==> flow/design.v <==
`default_nettype none
module spm #(parameter size = 32)(
    input wire              clk, 
    input wire              rst,
    input wire              clr,
    input wire              y,
    input wire [size-1:0]   x,
    output wire             p
);
    wire[size-1:1] pp;
    wire[size-1:0] xy;
    genvar i;
    CSADD csa0 (.clk(clk), .rst(rst), .clr(clr), .x(x[0]&y), .y(pp[1]), .sum(p));
    generate 
        for(i=1; i<size-1; i=i+1) begin
            CSADD csa (.clk(clk), .rst(rst), .clr(clr), .x(x[i]&y), .y(pp[i+1]), .sum(pp[i]));
        end 
    endgenerate
    TCMP tcmp (.clk(clk), .rst(rst), .clr(clr), .a(x[size-1]&y), .s(pp[size-1]));
endmodule
module CSADD(
    input wire  clk, 
    input wire  rst,
    input wire  clr,
    input wire  x, 
    input wire  y,
    output reg  sum
);
    reg sc;
    wire hsum1, hco1;
    assign hsum1 = y ^ sc;
    assign hco1 = y & sc;
    wire hsum2, hco2;
    assign hsum2 = x ^ hsum1;
    assign hco2 = x & hsum1;
    always @(posedge clk or posedge rst) begin
        if (rst) begin
            sum <= 1'b0;
            sc <= 1'b0;
        end
        else if (clr) begin
            sum <= 1'b0;
            sc <= 1'b0;
        end
        else begin
            sum <= hsum2;
            sc <= hco1 ^ hco2;
        end
    end
endmodule
module TCMP (
    input wire  clk, 
    input wire  rst,
    input wire  clr,
    input wire  a, 
    output reg  s
);
    reg z;
    always @(posedge clk or posedge rst) begin
        if (rst) begin
            s <= 1'b0;
            z <= 1'b0;
        end
        else if (clr) begin
            s <= 1'b0;
            z <= 1'b0;
        end
        else begin
            z <= a | z;
            s <= a ^ z;
        end
    end
endmodule
`default_nettype none
module mul32 (
    input wire          clk,
    input wire          rst,
    input wire          start,
    input wire  [31:0]  mc,
    input wire  [31:0]  mp,
    output reg  [63:0]  p,
    output wire         done
);
    wire        pw;
    reg [31:0]  Y;
    reg [7:0]   cnt, ncnt;
    reg [1:0]   state, nstate;
    localparam  IDLE=0, RUNNING=1, DONE=2;
    always @(posedge clk or posedge rst)
        if(rst)
            state  <= IDLE;
        else 
            state <= nstate;
    always @*
        case(state)
            IDLE    :   if(start) nstate = RUNNING; else nstate = IDLE;
            RUNNING :   if(cnt == 64) nstate = DONE; else nstate = RUNNING; 
            DONE    :   if(start) nstate = RUNNING; else nstate = DONE;
            default :   nstate = IDLE;
        endcase
    always @(posedge clk)
        cnt <= ncnt;
    always @*
        case(state)
            IDLE    :   ncnt = 0;
            RUNNING :   ncnt = cnt + 1;
            DONE    :   ncnt = 0;
            default :   ncnt = 0;
        endcase
    always @(posedge clk or posedge rst)
        if(rst)
            Y <= 32'b0;
        else if((start == 1'b1)) 
            Y <= mp;
        else if(state==RUNNING) 
            Y <= (Y >> 1);
    always @(posedge clk) 
        if(start)
            p <= 64'b0;
        else if(state==RUNNING)
            p <= {pw, p[63:1]};
    wire y = (state==RUNNING) ? Y[0] : 1'b0;
    spm #(.size(32)) spm32(
        .clk(clk),
        .rst(rst),
        .clr(start),
        .x(mc),
        .y(y),
        .p(pw)
    );
    assign done = (state == DONE);
endmodule
`default_nettype none
module user_proj_mul32 
(
    input wb_clk_i,
    input wb_rst_i,
    input wbs_stb_i,
    input wbs_cyc_i,
    input wbs_we_i,
    input [3:0] wbs_sel_i,
    input [31:0] wbs_dat_i,
    input [31:0] wbs_adr_i,
    output reg wbs_ack_o,
    output reg [31:0] wbs_dat_o,
    output [2:0] irq
);
    reg start;
    wire done;
    wire sys_clk;
    localparam MC_OFF = 8'h00, MP_OFF = 8'h04, P0_OFF = 8'h08, P1_OFF = 8'h0C;
    reg  [31:0]         MP, MC;
    wire [63:0]         P;
    wire                valid           = wbs_stb_i & wbs_cyc_i;
    wire                we              = wbs_we_i && valid;
    wire                re              = ~wbs_we_i && valid;
    wire [3:0]          byte_wr_en      = wbs_sel_i & {4{we}}; 
    wire                we_mp_reg       = we & (wbs_adr_i[7:0] == MP_OFF);
    wire                we_mc_reg       = we & (wbs_adr_i[7:0] == MC_OFF);
    wire                re_mp_reg       = re & (wbs_adr_i[7:0] == MP_OFF);
    wire                re_mc_reg       = re & (wbs_adr_i[7:0] == MC_OFF);
    wire                re_p0_reg       = re & (wbs_adr_i[7:0] == P0_OFF);
    wire                re_p1_reg       = re & (wbs_adr_i[7:0] == P1_OFF);
    assign sys_clk = wb_clk_i;
    always @(posedge sys_clk or posedge wb_rst_i) begin  
        if(wb_rst_i)
            MC <= 32'h0;
        else if(we_mc_reg)  
            MC <= wbs_dat_i;
    end
    always @(posedge sys_clk or posedge wb_rst_i) begin  
        if(wb_rst_i)
            MP <= 32'h0;
        else if(we_mp_reg) 
            MP <= wbs_dat_i;
    end 
    always @(posedge sys_clk or posedge wb_rst_i) begin  
        if(wb_rst_i)
            wbs_ack_o <= 0;
        else
        begin
            if ((we_mc_reg || we_mp_reg || (re_p0_reg && done) || (re_p1_reg && done)))
            begin
                wbs_ack_o <=1;
            end
            else 
                wbs_ack_o <=0; 
        end
    end
    always@(posedge sys_clk or posedge wb_rst_i) begin
        if(wb_rst_i)
            wbs_dat_o <= 32'hDEADBEEF;
        else
        begin
            if (re_p0_reg)
                wbs_dat_o <= P[31:0];
            else if (re_p1_reg)
                 wbs_dat_o <= P[63:32];
            else if (re_mp_reg)
                 wbs_dat_o <= MP;
            else if (re_mc_reg)
                 wbs_dat_o <= MC;
            else
               wbs_dat_o <= 32'hDEADBEEF; 
        end
    end
    always @(posedge sys_clk) 
        start <= (we_mp_reg && wbs_ack_o) ? 1'b1 : 1'b0;
    assign irq = 3'b000;	 
    mul32 mul (
        .clk(wb_clk_i),
        .rst(wb_rst_i),
        .start(start),
        .mc(MC),
        .mp(MP),
        .p(P),
        .done(done)
    );
endmodule
Hand-over note for user_proj_mul32

Tool chain data of user_proj_mul32

Tool output for the design above before and after an edit, in the order of the flow.
"unedited" refers to lines of the RTL above, "edited" to lines of the edited file.
"difference" is "edited" less "unedited", of the values as shown; "rel. change" is that difference over "unedited", in percent.
Library cell names are shortened.
The mark -- stands for no value.

Top module: user_proj_mul32
Clock port: wb_clk_i
Cell library: sky130hd
Library corner: tt_025C_1v80

The edit

The edit as a unified diff against the file above.
The edit is scripted: it alters the design's behaviour and was not made to optimise anything.

```diff
@@ -84,5 +84,5 @@
     wire        pw;
     reg [31:0]  Y;
-    reg [7:0]   cnt, ncnt;
+    reg [3:0]   cnt, ncnt;
     reg [1:0]   state, nstate;
     localparam  IDLE=0, RUNNING=1, DONE=2;
```

Word level

Counts by Yosys on the flattened word-level netlist (proc, flatten, opt, wreduce; memories kept). Register bits leave out memories and registers merged into their read ports (data or address). Print and check cells are left out. Cells with the same type and inputs are merged into one.

Storage and ports:

| element                     | unedited | edited | difference | rel. change (%) |
| output and inout port bits  | 36       | 36     | 0          | 0.00 |
| cells after elaboration     | 365      | 361    | -4         | -1.10 |
| input port bits             | 73       | 73     | 0          | 0.00 |
| flip-flop bits (word level) | 268      | 260    | -8         | -2.99 |

Operators by class:

| element                          | unedited | edited | difference | rel. change (%) |
| bitwise operators                | 197      | 197    | 0          | 0.00 |
| muxes and demuxes                | 77       | 76     | -1         | -1.30 |
| reductions and logical operators | 11       | 11     | 0          | 0.00 |
| eq/ne operators                  | 6        | 5      | -1         | -16.67 |
| $add $sub $neg                   | 1        | 0      | -1         | -100.00 |

Operators with widths:

| cell                                                                   | unedited | edited | difference | rel. change (%) |
| 2-bit two-way mux                                                      | 2        | 1      | -1         | -50.00 |
| 8-bit by 1-bit adder with 8-bit output (second input constant)         | 1        | 0      | -1         | -100.00 |
| 8-bit by 7-bit equality test with 1-bit output (second input constant) | 1        | 0      | -1         | -100.00 |
| 1-bit bitwise AND                                                      | 101      | 101    | 0          | 0.00 |
| 1-bit bitwise XOR                                                      | 94       | 94     | 0          | 0.00 |
| 1-bit two-way mux                                                      | 68       | 68     | 0          | 0.00 |
| 32-bit two-way mux                                                     | 6        | 6      | 0          | 0.00 |
| 1-bit logical AND                                                      | 5        | 5      | 0          | 0.00 |
| 1-bit logical OR                                                       | 3        | 3      | 0          | 0.00 |
| 8-bit by 4-bit equality test with 1-bit output (second input constant) | 2        | 2      | 0          | 0.00 |
| 2-bit by 1-bit equality test with 1-bit output (second input constant) | 1        | 1      | 0          | 0.00 |
| 2-bit equality test (second input constant)                            | 1        | 1      | 0          | 0.00 |
| 8-bit by 3-bit equality test with 1-bit output (second input constant) | 1        | 1      | 0          | 0.00 |
| 2-bit zero test                                                        | 1        | 1      | 0          | 0.00 |
| 8-bit zero test                                                        | 1        | 1      | 0          | 0.00 |
| 1-bit inverter                                                         | 1        | 1      | 0          | 0.00 |
| 1-bit OR                                                               | 1        | 1      | 0          | 0.00 |
| 2-bit case mux with 3-bit select                                       | 1        | 1      | 0          | 0.00 |
| 2-bit nonzero test                                                     | 1        | 1      | 0          | 0.00 |

Logic depth

Longest topological path by Yosys (ltp), each cell counted once; first at word level (registers and memories cut), then after technology mapping (sequential cells cut; the memories' decode and read muxes count).

Depth:

| element               | unedited | edited | difference | rel. change (%) |
| word-level depth      | 7        | 7      | 0          | 0.00 |
| ABC_AREA              | 0        | 0      | --         | -- |
| depth in mapped cells | 6        | 7      | +1         | +16.67 |

Mapped cells and area

Yosys stat after the flow's synthesis: flattened, memories mapped to cells. It holds for the ABC_AREA given above (unset counts as 0); a run with the other value may have another netlist.

Synthesis totals:

| element                         | unedited | edited  | difference | rel. change (%) |
| buffers                         | 60       | 67      | +7         | +11.67 |
| cell area after synthesis (µm²) | 11434.7  | 11441.0 | +6.3       | +0.06 |
| flip-flops                      | 269      | 260     | -9         | -3.35 |
| standard cells after synthesis  | 858      | 918     | +60        | +6.99 |

Cells by type:

| type     | unedited | edited | difference | rel. change (%) |
| mux2i_1  | 95       | 143    | +48        | +50.53 |
| nand2_1  | 33       | 74     | +41        | +124.24 |
| mux4_2   | 32       | 0      | -32        | -100.00 |
| mux2_4   | 29       | 60     | +31        | +106.90 |
| mux2_2   | 31       | 4      | -27        | -87.10 |
| nand2b_1 | 25       | 1      | -24        | -96.00 |
| a22o_1   | 2        | 24     | +22        | +1100.00 |
| nor2_1   | 71       | 82     | +11        | +15.49 |
| and2_1   | 9        | 0      | -9         | -100.00 |
| buf_2    | 7        | 16     | +9         | +128.57 |
| dfxtp_1  | 73       | 65     | -8         | -10.96 |
| a22oi_1  | 0        | 8      | +8         | -- |
| o32ai_1  | 0        | 8      | +8         | -- |
| clkbuf_1 | 37       | 33     | -4         | -10.81 |
| o21ai_0  | 36       | 32     | -4         | -11.11 |
| inv_1    | 8        | 12     | +4         | +50.00 |
| mux2_1   | 4        | 0      | -4         | -100.00 |
| buf_1    | 10       | 7      | -3         | -30.00 |

Not every row of either side is listed.
The figures by module come from a second, unflattened synthesis with its own total; it is not the netlist above.

Second synthesis, totals:

| element                                 | unedited | edited  | difference | rel. change (%) |
| cell total of the unflattened synthesis | 884      | 841     | -43        | -4.86 |
| area (unflattened synthesis) (µm²)      | 11617.4  | 11244.5 | -372.9     | -3.21 |

Rows give one instance, submodules left out.

Modules, unedited:

| module          | cells | times used | area (µm²) |
| user_proj_mul32 | 261   | 1          | 4444.3 |
| mul32           | 394   | 1          | 4157.7 |
| CSADD           | 6     | 31         | 86.3 |
| spm (size=32)   | 35    | 1          | 255.2 |
| TCMP            | 8     | 1          | 83.8 |

Modules, edited:

| module          | cells | times used | area (µm²) |
| user_proj_mul32 | 261   | 1          | 4444.3 |
| mul32           | 351   | 1          | 3784.9 |
| CSADD           | 6     | 31         | 86.3 |
| spm (size=32)   | 35    | 1          | 255.2 |
| TCMP            | 8     | 1          | 83.8 |

Path before layout

OpenSTA on the mapped netlist: ideal clock, no wires. The path of least setup slack (recovery checks aside). Input and output delay are each 20% of the period. Register names are those of the netlist, which keeps one name where synthesis merged equal registers.

Timing post-synthesis:

| element                       | unedited          | edited            | difference | rel. change (%) |
| kind                          | input -> register | input -> register | --         | -- |
| start                         | in wbs_adr_i[5]   | in wbs_adr_i[5]   | --         | -- |
| end                           | reg MP[10]        | reg MC[0]         | --         | -- |
| arrival (ns)                  | 3.647             | 3.220             | -0.427     | -11.71 |
| path buffers                  | 2                 | 2                 | 0          | 0.00 |
| time at the first pin (ns)    | 2.000             | 2.000             | 0.000      | 0.00 |
| clock period (ns)             | 10.0              | 10.0              | 0.0        | 0.00 |
| delay of the path (ns)        | 1.772             | 1.345             | -0.427     | -24.10 |
| path slack (ns)               | 6.228             | 6.655             | +0.427     | -- |
| required time (ns)            | 9.875             | 9.875             | 0.000      | 0.00 |
| input delay (ns)              | 2.000             | 2.000             | 0.000      | 0.00 |
| stages                        | 5                 | 6                 | +1         | +20.00 |
| synthesis period reached (ns) | 3.772             | 3.345             | -0.427     | -11.32 |

"delay of the path" is the arrival time less input delay plus setup time.
"stages": output pins that drive a net of the path, with the launching flip-flop's if there is one; two outputs of one cell count as two.
"synthesis period reached" is the clock period less the worst setup slack; recovery checks do not enter. This is arithmetic on one report: input and output delays are still those of the set period (20% each).
The rows between start and end are the longest chain of elaborated cells between them; the timing report does not say that the signal goes this way. Where chains are equally long, one stands for them.
A line is the first line of the expression or statement that the cell stems from. Yosys adds cells for indexed reads and writes and turns some case tables into memories.

On the way, post-synthesis, unedited:
Cell sequence: or4b_4 or4_1 buf_2 buf_6 mux2_4
Cells in the longest elaborated chain: 2
Elaborated cells between the ends (all ways): 2
Those cells by class: eq/ne: 1; logic: 1

Ends and longest elaborated chain, post-synthesis, unedited:

| element                                        | line | RTL |
| start, declared                                | 143  | `input [31:0] wbs_adr_i,` |
| 8-bit by 3-bit equality test with 1-bit output | 158  | `wire                we_mp_reg       = we & (wbs_adr_i[7:0] == MP_OFF);` |
| 1-bit bitwise AND                              | 158  |  |
| end, assigned                                  | 173  | `MP <= 32'h0;` |
| end, assigned                                  | 175  | `MP <= wbs_dat_i;` |
| end, declared                                  | 152  | `reg  [31:0]         MP, MC;` |

On the way, post-synthesis, edited:
Cell sequence: nor4_2 and3_1 buf_4 nand4b_4 buf_6 mux2_4
Cells in the longest elaborated chain: 2
Elaborated cells between the ends (all ways): 2
Those cells by class: logic: 1; reduce/logical: 1

Ends and longest elaborated chain, post-synthesis, edited:

| element           | line | RTL |
| start, declared   | 143  | `input [31:0] wbs_adr_i,` |
| 8-bit zero test   | 159  | `wire                we_mc_reg       = we & (wbs_adr_i[7:0] == MC_OFF);` |
| 1-bit bitwise AND | 159  |  |
| end, assigned     | 167  | `MC <= 32'h0;` |
| end, assigned     | 169  | `MC <= wbs_dat_i;` |
| end, declared     | 152  | `reg  [31:0]         MP, MC;` |

Timing after layout

From the final timing report of the runs of pair A: the path of least setup slack in the routed layout; clock arrival at registers is part of the times.

Timing after layout:

| element                    | unedited          | edited            | difference | rel. change (%) |
| kind                       | input -> register | input -> register | --         | -- |
| start                      | in wbs_adr_i[5]   | in wbs_we_i       | --         | -- |
| end                        | reg MP[10]        | reg MC[23]        | --         | -- |
| arrival (ns)               | 4.89              | 4.78              | -0.11      | -2.25 |
| path slack (ns)            | 5.52              | 5.63              | +0.11      | -- |
| clock period (ns)          | 10.0              | 10.0              | 0.0        | 0.00 |
| time at the first pin (ns) | 2.00              | 2.00              | 0.00       | 0.00 |
| stages                     | 5                 | 5                 | 0          | 0.00 |
| input delay (ns)           | 2.00              | 2.00              | 0.00       | 0.00 |
| required time (ns)         | 10.42             | 10.41             | -0.01      | -0.10 |
| path buffers               | 2                 | 1                 | -1         | -50.00 |

The rows between start and end are the longest chain of elaborated cells between them; the timing report does not say that the signal goes this way. Where chains are equally long, one stands for them.

On the way, after layout, unedited:
Cell sequence: clkdlybuf4s50_1 or4b_4 or4_2 buf_4 mux2_4
Cells in the longest elaborated chain: 2
Elaborated cells between the ends (all ways): 2
Those cells by class: eq/ne: 1; logic: 1

Ends and longest elaborated chain, after layout, unedited:

| element                                        | line | RTL |
| start, declared                                | 143  | `input [31:0] wbs_adr_i,` |
| 8-bit by 3-bit equality test with 1-bit output | 158  | `wire                we_mp_reg       = we & (wbs_adr_i[7:0] == MP_OFF);` |
| 1-bit bitwise AND                              | 158  |  |
| end, assigned                                  | 173  | `MP <= 32'h0;` |
| end, assigned                                  | 175  | `MP <= wbs_dat_i;` |
| end, declared                                  | 152  | `reg  [31:0]         MP, MC;` |

On the way, after layout, edited:
Cell sequence: clkdlybuf4s50_1 nand2b_1 inv_1 nand4b_4 mux2_4
Cells in the longest elaborated chain: 2
Elaborated cells between the ends (all ways): 2
RTL lines with such cells: 2
Those cells by class: logic: 1; reduce/logical: 1

Ends and longest elaborated chain, after layout, edited:

| element           | line | RTL |
| start, declared   | 140  | `input wbs_we_i,` |
| 1-bit logical AND | 155  | `wire                we              = wbs_we_i && valid;` |
| 1-bit bitwise AND | 159  | `wire                we_mc_reg       = we & (wbs_adr_i[7:0] == MC_OFF);` |
| end, assigned     | 167  | `MC <= 32'h0;` |
| end, assigned     | 169  | `MC <= wbs_dat_i;` |
| end, declared     | 152  | `reg  [31:0]         MP, MC;` |

Measured runs

Both versions went through the flow (Yosys, OpenROAD) with the same settings in each pair. Constraints: input delay and output delay 20% of the set period each, output load 0.01 pF.

Settings, pair A:
CORE_UTILIZATION: 40
period_ns: 10.0
CAP_MARGIN: 20
CORE_MARGIN: 2
SLEW_MARGIN: 20

Measured results, pair A:

| element                               | unedited | edited   | difference | rel. change (%) |
| final setup TNS (ns)                  | 0.000    | 0.000    | 0.000      | -- |
| worst hold slack after layout (ns)    | 0.464    | 0.507    | +0.043     | -- |
| setup slack of the critical path (ns) | 5.524    | 5.629    | +0.105     | -- |
| area of the synthesized netlist (µm²) | 11434.7  | 11441.0  | +6.3       | +0.06 |
| die area (µm²)                        | 29955.0  | 29970.5  | +15.5      | +0.05 |
| std-cell area (final layout) (µm²)    | 13462.9  | 13520.5  | +57.6      | +0.43 |
| clock period reached (ns)             | 4.476    | 4.371    | -0.105     | -2.35 |
| total power of the final layout (W)   | 0.002171 | 0.002284 | +0.000113  | +5.20 |
| utilization in the final report       | 0.482    | 0.483    | +0.001     | -- |

Settings, pair B:
CAP_MARGIN: 25
CELL_PAD_IN_SITES_GLOBAL_PLACEMENT: 0
CORE_MARGIN: 2
CORE_UTILIZATION: 70
CTS_CLUSTER_DIAMETER: 291
GPL_ROUTABILITY_DRIVEN: 1
GPL_TIMING_DRIVEN: 1
MIN_ROUTING_LAYER: met1
PLACE_DENSITY_LB_ADDON: 0.06
SLEW_MARGIN: 20
TNS_END_PERCENT: 60
period_ns: 5.38

Measured results, pair B:

| element                               | unedited | edited   | difference | rel. change (%) |
| final setup TNS (ns)                  | 0.000    | 0.000    | 0.000      | -- |
| worst hold slack after layout (ns)    | 0.481    | 0.501    | +0.020     | -- |
| setup slack of the critical path (ns) | 1.899    | 2.036    | +0.137     | -- |
| area of the synthesized netlist (µm²) | 11434.7  | 11441.0  | +6.3       | +0.06 |
| die area (µm²)                        | 17373.9  | 17383.1  | +9.2       | +0.05 |
| std-cell area (final layout) (µm²)    | 13275.2  | 13306.5  | +31.3      | +0.24 |
| clock period reached (ns)             | 3.481    | 3.344    | -0.137     | -3.94 |
| total power of the final layout (W)   | 0.003958 | 0.004092 | +0.000134  | +3.39 |
| utilization in the final report       | 0.833    | 0.835    | +0.002     | -- |

"clock period reached" means the clock period less the worst setup slack. The figure is calculated, with input and output delays left at 20% of the set period.
"total power of the final layout": no workload was simulated; the value follows from the tool's default switching activity.

End of note.
